==> flow/design.v <==
`timescale 1ns / 1ps
module stages_rotation #(parameter data_width=16,angle_width=16,cordic_steps=16,stage_number=1)(
    input clk,
    input nreset,
    input enable,
    input signed [data_width-1:0] x_vec_in,
    input signed [data_width-1:0] y_vec_in,
    input signed [angle_width-1:0]angle_in,
    input signed [angle_width-1:0]target_angle,
    output signed [data_width-1:0] x_vec_out,
    output signed [data_width-1:0] y_vec_out,
    output reg signed [angle_width-1:0]angle_out,
    output reg signed [angle_width-1:0]target_angle_out,
    output reg done
    );
    wire signed [angle_width-1:0] atan [cordic_steps-1:0];
    assign atan[0] = 20'h02000; 
    assign atan[1] = 20'h012E4;
    assign atan[2] = 20'h009FB;
    assign atan[3] = 20'h00511;
    assign atan[4] = 20'h0028B;
    assign atan[5] = 20'h00145;
    assign atan[6] = 20'h000A2;
    assign atan[7] = 20'h00051;
    assign atan[8] = 20'h00028;
    assign atan[9] = 20'h00014;
    assign atan[10] = 20'h0000A;
    assign atan[11] = 20'h00005;
    assign atan[12] = 20'h00002;
    assign atan[13] = 20'h00001;
    assign atan[14] = 20'h00000;
    assign atan[15] = 20'h00000;
    reg signed [data_width-1:0]x_temp_out,y_temp_out;
    assign x_vec_out = x_temp_out;
    assign y_vec_out = y_temp_out;
    always @(posedge clk) begin
        if (~nreset) begin
            x_temp_out <= $signed({data_width{1'b0}});
            y_temp_out <= $signed({data_width{1'b0}});
				angle_out <= 0;
            done <= 1'b0;
        end
        else begin
            if (enable) begin
                if ($signed(target_angle) <= $signed(angle_in)) begin
                    x_temp_out <= x_vec_in + (y_vec_in>>>(stage_number-1));
                    y_temp_out <= y_vec_in - (x_vec_in>>>(stage_number-1));
                    angle_out <= angle_in - atan[stage_number-1];
                end
                else begin
                    x_temp_out <= x_vec_in - (y_vec_in>>>(stage_number-1));
                    y_temp_out <= y_vec_in + (x_vec_in>>>(stage_number-1));
                    angle_out <= angle_in + atan[(stage_number-1)];
                end
                target_angle_out <= target_angle;
                done <= 1'b1;
            end
            else begin
                x_temp_out <= $signed({data_width{1'b0}});
                y_temp_out <= $signed({data_width{1'b0}});
					 angle_out <= 0;
                done <= 1'b0;
            end
        end
    end
endmodule
`timescale 1ns / 1ps
module cordic_rotation_top#(parameter data_width=16,cordic_steps=16,angle_width=20)(
    input clk,
    input nreset,
    input enable,
    input signed [data_width-1:0] x_vec_in,
    input signed [data_width-1:0] y_vec_in,
    input [angle_width-1:0] target_angle,
    output wire signed  [data_width-1:0] x_vec_out,
    output wire signed  [data_width-1:0] y_vec_out,
    output reg done
    );
    wire signed [data_width-1:0] x [0:cordic_steps-1];
    wire signed [data_width-1:0] y [0:cordic_steps-1];
    wire signed [angle_width-1:0] angle_stages [0:cordic_steps-1];
    wire [1:cordic_steps] status;
	 reg signed [data_width-1+16:0] temp_x_vec_out,temp_y_vec_out;
	 wire done_last_stage;
	 reg signed [data_width-1:0] temp_x_vec_in,temp_y_vec_in;
	 reg [angle_width-1:0]temp_t_ang;
	 wire signed [angle_width-1:0] temp_target_angle [0:cordic_steps-1];
	 reg temp_enable;
	 always @(posedge clk) begin
		if(~nreset) begin
			temp_x_vec_in <= {data_width{1'b0}};
			temp_y_vec_in <= {data_width{1'b0}};
			temp_t_ang <= {angle_width{1'b0}};
			temp_enable <= 1'b0;
		end
		else begin
			if (enable) begin
				temp_enable <= 1'b1;				
				if ($signed(target_angle)>=$signed(20'h04000)) begin
				    if ($signed(target_angle)>=$signed(20'h08000)) begin
				        if ($signed(target_angle)>=$signed(20'h0C000)) begin
				            temp_x_vec_in <= x_vec_in;
                            temp_y_vec_in <= y_vec_in;
                            temp_t_ang <= $signed(target_angle) - $signed(20'h10000);
   				        end
				        else begin
				            temp_x_vec_in <= -x_vec_in;
                            temp_y_vec_in <= -y_vec_in;
                            temp_t_ang <= $signed(target_angle) - $signed(20'h08000);
				        end
				    end
				    else begin
                        temp_x_vec_in <= -x_vec_in;
                        temp_y_vec_in <= -y_vec_in;
                        temp_t_ang <= $signed(target_angle) - $signed(20'h08000);
  				    end
				end
                else if ($signed(target_angle)<=$signed(-20'h04000)) begin
                    if ($signed(target_angle)<=$signed(-20'h08000)) begin
                        if ($signed(target_angle)<=$signed(-20'h0C000)) begin
				            temp_x_vec_in <= x_vec_in;
                            temp_y_vec_in <= y_vec_in;
                            temp_t_ang <= $signed(target_angle) + $signed(20'h10000);
                        end
                        else begin
				            temp_x_vec_in <= -x_vec_in;
                            temp_y_vec_in <= -y_vec_in;
                            temp_t_ang <= $signed(target_angle) + $signed(20'h08000);
                        end
                    end
                    else begin
                        temp_x_vec_in <= -x_vec_in;
                        temp_y_vec_in <= -y_vec_in;
                        temp_t_ang <= $signed(target_angle) + $signed(20'h08000);
                    end
                end
				else begin
					temp_x_vec_in <= x_vec_in;
					temp_y_vec_in <= y_vec_in;
					temp_t_ang <= $signed(target_angle);
				end
			end
			else begin
				temp_enable <= 1'b0;
				temp_x_vec_in <= {data_width{1'b0}};
				temp_y_vec_in <= {data_width{1'b0}};
				temp_t_ang <= {angle_width{1'b0}};
			end
		end
	 end
    assign status[1] = temp_enable;
    assign x[0] = temp_x_vec_in;
    assign y[0] = temp_y_vec_in;
    assign angle_stages[0] = {angle_width{1'b0}};
    assign temp_target_angle[0] = temp_t_ang;
    genvar i;
    generate
        for (i=1;i<cordic_steps-1;i=i+1) begin:gen_rotation
            stages_rotation #(
                .data_width(data_width),
                .angle_width(angle_width),
                .cordic_steps(cordic_steps),
                .stage_number(i)
                )
            first(
                .clk(clk),
                .nreset(nreset),
                .enable(status[i]),
                .x_vec_in(x[i-1]),
                .y_vec_in(y[i-1]),
                .angle_in(angle_stages[i-1]),
                .target_angle(temp_target_angle[i-1]),
                .x_vec_out(x[i]),
                .y_vec_out(y[i]),
                .angle_out(angle_stages[i]),
                .target_angle_out(temp_target_angle[i]),
                .done(status[i+1])
                );
        end
    endgenerate
    stages_rotation #(
        .data_width(data_width),
        .angle_width(angle_width),
        .cordic_steps(cordic_steps),
        .stage_number(cordic_steps-1)
        )
    last(
        .clk(clk),
        .nreset(nreset),
        .enable(status[cordic_steps-1]),
        .x_vec_in(x[cordic_steps-2]),
        .y_vec_in(y[cordic_steps-2]),
        .angle_in(angle_stages[cordic_steps-2]),
        .target_angle(temp_target_angle[cordic_steps-2]),
        .x_vec_out(x[cordic_steps-1]),
        .y_vec_out(y[cordic_steps-1]),
        .angle_out(angle_stages[cordic_steps-1]),
        .target_angle_out(temp_target_angle[cordic_steps-1]),
        .done(done_last_stage)
        );
    reg counter;
	assign x_vec_out = temp_x_vec_out[data_width+7:8];
	assign y_vec_out = temp_y_vec_out[data_width+7:8];
	 always @(posedge clk) begin
        if (~nreset) begin
            done <= 1'b0;
        end
        else begin
            done <= done_last_stage;
            if (done_last_stage) begin
                    temp_x_vec_out <= $signed(x[cordic_steps-1])*$signed(16'b0000000010011011);
                    temp_y_vec_out <= $signed(y[cordic_steps-1])*$signed(16'b0000000010011011);
            end
        end
    end
endmodule
# Step by step through the tools: cordic_rotation_top
# Each step is given for the RTL above and for the edited RTL.
# "orig" refers to lines of the RTL above, "edited" to lines of the edited file.
# "delta": "edited" minus "orig" as printed here. "rel_change_pct": 100 x difference / "orig".
# Operators carry their Yosys type and port widths (W data, S select, Z words).
# Library cell names are shortened.
# Not given: -
# inputs
top_module,cordic_rotation_top
clock,clk
lib,sky130hd
lib_corner,tt_025C_1v80

# Edit of the RTL
# Unified diff, file above to edited file.
# This change comes from a script, not from a designer; no optimisation was intended.
# begin of diff
@@ -5,5 +5,5 @@
     input enable,
     input signed [data_width-1:0] x_vec_in,
-    input signed [data_width-1:0] y_vec_in,
+    input signed [data_width:0] y_vec_in,
     input signed [angle_width-1:0]angle_in,
     input signed [angle_width-1:0]target_angle,
# end of diff

# Word level
# Source: Yosys, flattened and elaborated. Widths are those after wreduce. Registers that Yosys merges into a memory's read port (data or address) are not register bits. Print and check cells do not count.
# classes
item,orig,edited,delta,rel_change_pct
n_cmp,21,21,0,0.00
multipliers,2,2,0,0.00
n_mux,78,78,0,0.00
n_reduce_logical,17,17,0,0.00
n_addsub,91,92,1,1.10
# ops
op,orig,edited,delta,rel_change_pct
$add A16 B16 Y16,1,2,1,100.00
# Operator kinds equal on both sides are left out: 72.
# bits
item,orig,edited,delta,rel_change_pct
regBits,1157,1157,0,0.00
word_cells,289,290,1,0.35

# Logic depth
# Longest topological path by Yosys (ltp), each cell counted once; first at word level (registers and memories cut), then after technology mapping (sequential cells cut; the memories' decode and read muxes count).
# logic_depth
item,orig,edited,delta,rel_change_pct
word_depth,5,5,0,0.00
ABC_AREA,0,0,-,-
mapped_depth,28,29,1,3.57

# Mapped cells and area
# The flow's flattened synthesis, as Yosys stat reports it; memories are mapped. The netlist is that of the ABC_AREA named above (0 if unset); the other value can give another one.
# types
type,orig,edited,delta,rel_change_pct
xor2_1,283,249,-34,-12.01
xnor2_1,450,483,33,7.33
nor2_1,1044,1014,-30,-2.87
or3_1,55,76,21,38.18
a21oi_1,487,507,20,4.11
nor3_1,286,267,-19,-6.64
nand2_1,355,341,-14,-3.94
nor2b_1,116,103,-13,-11.21
nand2b_1,77,88,11,14.29
a31oi_1,75,64,-11,-14.67
o21bai_1,81,91,10,12.35
o21ai_0,378,386,8,2.12
mux2i_1,45,53,8,17.78
nor4_1,32,40,8,25.00
buf_2,0,8,8,-
buf_1,13,6,-7,-53.85
or2_2,19,25,6,31.58
mux2_2,24,29,5,20.83
# Cell types equal on both sides are left out: 23.
# Not every row of either side is listed.
# synth_totals
item,orig,edited,delta,rel_change_pct
flip_flops,1109,1109,0,0.00
cell_count,8108,8113,5,0.06
area_mm2,0.0738108,0.0740836,0.0002728,0.37
# The figures by module come from a second, unflattened synthesis with its own total; it is not the netlist above.
# hier_totals
item,orig,edited,delta,rel_change_pct
hier_cells,9079,9099,20,0.22
area_unflattened_mm2,0.081801,0.0820199,0.0002189,0.27
# Rows give one instance, submodules left out.
# modules_orig
mod,mod_area_mm2,instances,cells
cordic_rotation_top,0.0079364,1,815
stages_rotation,0.0050961,1,608
stages_rotation,0.0050836,1,578
stages_rotation,0.0050686,1,581
stages_rotation,0.0050661,1,555
stages_rotation,0.0050636,1,561
stages_rotation,0.0050574,1,564
stages_rotation,0.0050261,1,585
stages_rotation,0.0050061,1,554
stages_rotation,0.0049848,1,558
stages_rotation,0.004946,1,554
stages_rotation,0.0049397,1,548
stages_rotation,0.0049185,1,552
stages_rotation,0.0048822,1,529
# orig: Modules not listed: 2.
# modules_edited
mod,mod_area_mm2,instances,cells
cordic_rotation_top,0.0079614,1,814
stages_rotation,0.0051775,1,589
stages_rotation,0.0051675,1,573
stages_rotation,0.0051324,1,581
stages_rotation,0.0051099,1,580
stages_rotation,0.0050961,1,608
stages_rotation,0.0050286,1,562
stages_rotation,0.0050098,1,559
stages_rotation,0.0049998,1,548
stages_rotation,0.004971,1,562
stages_rotation,0.004956,1,554
stages_rotation,0.004946,1,541
stages_rotation,0.0048797,1,537
stages_rotation,0.0048221,1,547
# edited: Modules not listed: 2.

# Timing after synthesis
# Path of least setup slack by OpenSTA after synthesis, without wires, with an ideal clock, recovery checks aside; 20% of the period is set as input and as output delay. Where synthesis merged equal registers, the netlist keeps one of their names.
# synth_path
item,orig,edited,delta,rel_change_pct
kind,reg2reg,reg2reg,-,-
from,register (name not given),register gen_rotation[11].first.angle_out[1],-,-
to,register gen_rotation[12].first.x_temp_out[15],register gen_rotation[12].first.x_temp_out[15],-,-
launch_ps,0,0,0,-
arrival_time_ps,5577,5540,-37,-0.66
path_buffers,2,2,0,0.00
setup_ps,128,128,0,-
driving_pins,27,28,1,3.70
delay_ps,5705,5668,-37,-0.65
tclk_ps,6000,6000,0,0.00
required_time_ps,5872,5872,0,0.00
setup_slack_ps,295,332,37,-
period_less_setup_slack_ps,5705,5668,-37,-0.65
# "delay_ps" = arrival - input delay + setup time.
# "driving_pins": output pins that drive a net of the path, with the launching flip-flop's if there is one; two outputs of one cell count as two.
# "period_less_setup_slack_ps" is the clock period less the worst setup slack; recovery checks do not enter. This is arithmetic on one report: input and output delays are still those of the set period (20% each).
# Between the ends stands the longest chain of elaborated cells between them, by number of cells; it is not shown to be the way that was timed. Of several equally long chains one is given.
# A line is the first line of the expression or statement that the cell stems from. Yosys adds cells for indexed reads and writes and turns some case tables into memories.
# A register here has more assigning lines than the two given.
# synth_via_orig
cell_sequence,edfxtp_1 -> ha_1 -> a21o_1 -> a21o_1 -> a21o_1 -> a21o_1 -> a221o_1 -> a221oi_1 -> nor2_1 -> a211oi_1 -> clkbuf_1 -> buf_1 -> nand2_1 -> o21ai_0 -> ha_1 -> a21o_1 -> a21o_1 -> a21o_1 -> a21oi_1 -> nor2b_1 -> o21a_1 -> o31a_1 -> o41ai_1 -> o21ai_0 -> a31oi_1 -> xnor2_1 -> nor2_1
elab_chain_len,2
# synth_rtl_orig
item,line,source
from (decl),13,
from (assign),55,
$le A20 B20 Y1,45,
$mux W16,45,
to (assign),46,x_temp_out <= x_vec_in + (y_vec_in>>>(stage_number-1));
to (assign),51,x_temp_out <= x_vec_in - (y_vec_in>>>(stage_number-1));
to (decl),33,"reg signed [data_width-1:0]x_temp_out,y_temp_out;"
# synth_via_edited
cell_sequence,dfxtp_1 -> inv_1 -> ha_1 -> nor2b_1 -> o21a_1 -> o21ai_0 -> nand2b_1 -> a2111oi_0 -> o211a_1 -> nor2_1 -> a211oi_1 -> clkbuf_1 -> clkbuf_1 -> nand2_1 -> o21ai_0 -> ha_1 -> a21o_1 -> a21o_1 -> a21o_1 -> a21oi_1 -> o21bai_1 -> a211o_1 -> a2111oi_0 -> o41ai_1 -> a21o_1 -> a21oi_1 -> xnor2_1 -> nor2_1
elab_chain_len,2
# synth_rtl_edited
item,line,source
from (decl),12,"output reg signed [angle_width-1:0]angle_out,"
from (assign),48,angle_out <= angle_in - atan[stage_number-1];
from (assign),53,angle_out <= angle_in + atan[(stage_number-1)];
$le A20 B20 Y1,45,
$mux W16,45,
to (assign),46,x_temp_out <= x_vec_in + (y_vec_in>>>(stage_number-1));
to (assign),51,x_temp_out <= x_vec_in - (y_vec_in>>>(stage_number-1));
to (decl),33,"reg signed [data_width-1:0]x_temp_out,y_temp_out;"

# Path in the finished layout
# From the final timing report of each run of pair A: the path of least setup slack in the routed layout; clock arrival at registers is part of the times.
# The report prints the path's times to 10 ps; the period is as set.
# layout_path
item,orig,edited,delta,rel_change_pct
kind,reg2reg,reg2reg,-,-
from,register (name not given),register (name not given),-,-
to,register gen_rotation[7].first.x_temp_out[15],register gen_rotation[11].first.x_temp_out[15],-,-
required_time_ps,6510,6480,-30,-0.46
driving_pins,25,25,0,0.00
launch_ps,770,730,-40,-5.19
path_buffers,0,1,1,-
arrival_time_ps,6190,6160,-30,-0.48
setup_slack_ps,320,310,-10,-
tclk_ps,5860,5860,0,0.00
setup_ps,120,120,0,-
# Between the ends stands the longest chain of elaborated cells between them, by number of cells; it is not shown to be the way that was timed. Of several equally long chains one is given.
# A register here has more assigning lines than the two given.
# layout_via_orig
cell_sequence,edfxtp_1 -> ha_1 -> a21o_1 -> a21o_1 -> a21o_1 -> a211oi_1 -> o21bai_1 -> a31oi_1 -> mux2_2 -> o21ai_2 -> clkinvlp_4 -> o21ai_0 -> ha_1 -> a21o_1 -> a21o_1 -> a21o_1 -> a21oi_1 -> o21bai_1 -> a211oi_1 -> nor2_1 -> o41ai_1 -> o21ai_0 -> a31oi_1 -> xnor2_1 -> nor2_1
elab_chain_len,2
# layout_rtl_orig
item,line,source
from (decl),13,
from (assign),55,
$le A20 B20 Y1,45,
$mux W16,45,
to (assign),46,x_temp_out <= x_vec_in + (y_vec_in>>>(stage_number-1));
to (assign),51,x_temp_out <= x_vec_in - (y_vec_in>>>(stage_number-1));
to (decl),33,"reg signed [data_width-1:0]x_temp_out,y_temp_out;"
# layout_via_edited
cell_sequence,edfxtp_1 -> ha_1 -> a21o_1 -> a21o_1 -> a21o_1 -> a21o_1 -> a221o_1 -> a21oi_1 -> nand3b_1 -> o211ai_1 -> buf_4 -> mux2_2 -> ha_1 -> a21o_1 -> a21o_1 -> a21o_1 -> a21oi_1 -> nor2b_1 -> o21a_1 -> o31a_1 -> o41ai_2 -> o21ai_0 -> a31oi_1 -> xnor2_1 -> nor2_1
elab_chain_len,2
# layout_rtl_edited
item,line,source
from (decl),13,
from (assign),55,
$le A20 B20 Y1,45,
$mux W16,45,
to (assign),46,x_temp_out <= x_vec_in + (y_vec_in>>>(stage_number-1));
to (assign),51,x_temp_out <= x_vec_in - (y_vec_in>>>(stage_number-1));
to (decl),33,"reg signed [data_width-1:0]x_temp_out,y_temp_out;"

# Layout results
# Runs of the flow (Yosys, OpenROAD) on both versions; the two runs of a pair have the same settings. The constraints put input and output delay at 20% of the set period each and load the outputs with 0.01 pF.
# flow_settings_pair_A
CORE_UTILIZATION,40
PLACE_DENSITY,0.6
period_ns,5.86
CAP_MARGIN,20
CORE_MARGIN,2
SLEW_MARGIN,20
# results_pair_A
item,orig,edited,delta,rel_change_pct
setup_ws_ps,321,313,-8,-
power_mw,17.520,17.530,0.010,0.06
yosys.chip_area_mm2,0.0738108,0.0740836,0.0002728,0.37
utilization_pct,45.0,45.2,0.2,-
final_die_area_mm2,0.187979,0.188669,0.000690,0.37
period_less_ws_ps,5539,5547,8,0.14
fin_hold_ws_ps,428,428,0,-
final_setup_tns_ps,0,0,0,-
layout_stdcell_area_mm2,0.0824666,0.082872,0.0004054,0.49
# flow_settings_pair_B
CAP_MARGIN,40
CORE_UTILIZATION,71
MIN_ROUTING_LAYER,met1
PLACE_DENSITY_LB_ADDON,0.08
SETUP_SLACK_MARGIN,0.13
SLEW_MARGIN,20
TNS_END_PERCENT,85
period_ns,6.58
CORE_MARGIN,2
# results_pair_B
item,orig,edited,delta,rel_change_pct
setup_ws_ps,439,522,83,-
power_mw,15.098,15.162,0.064,0.42
yosys.chip_area_mm2,0.0738108,0.0740836,0.0002728,0.37
utilization_pct,77.7,78.0,0.3,-
final_die_area_mm2,0.106553,0.106942,0.000389,0.37
period_less_ws_ps,6141,6058,-83,-1.35
fin_hold_ws_ps,431,434,3,-
final_setup_tns_ps,0,0,0,-
layout_stdcell_area_mm2,0.080322,0.08077,0.000448,0.56
# "period_less_ws_ps" = clock period - worst setup slack. The figure is calculated, with input and output delays left at 20% of the set period.
# "power_mw" is the tool's figure for a default switching activity; nothing was simulated.
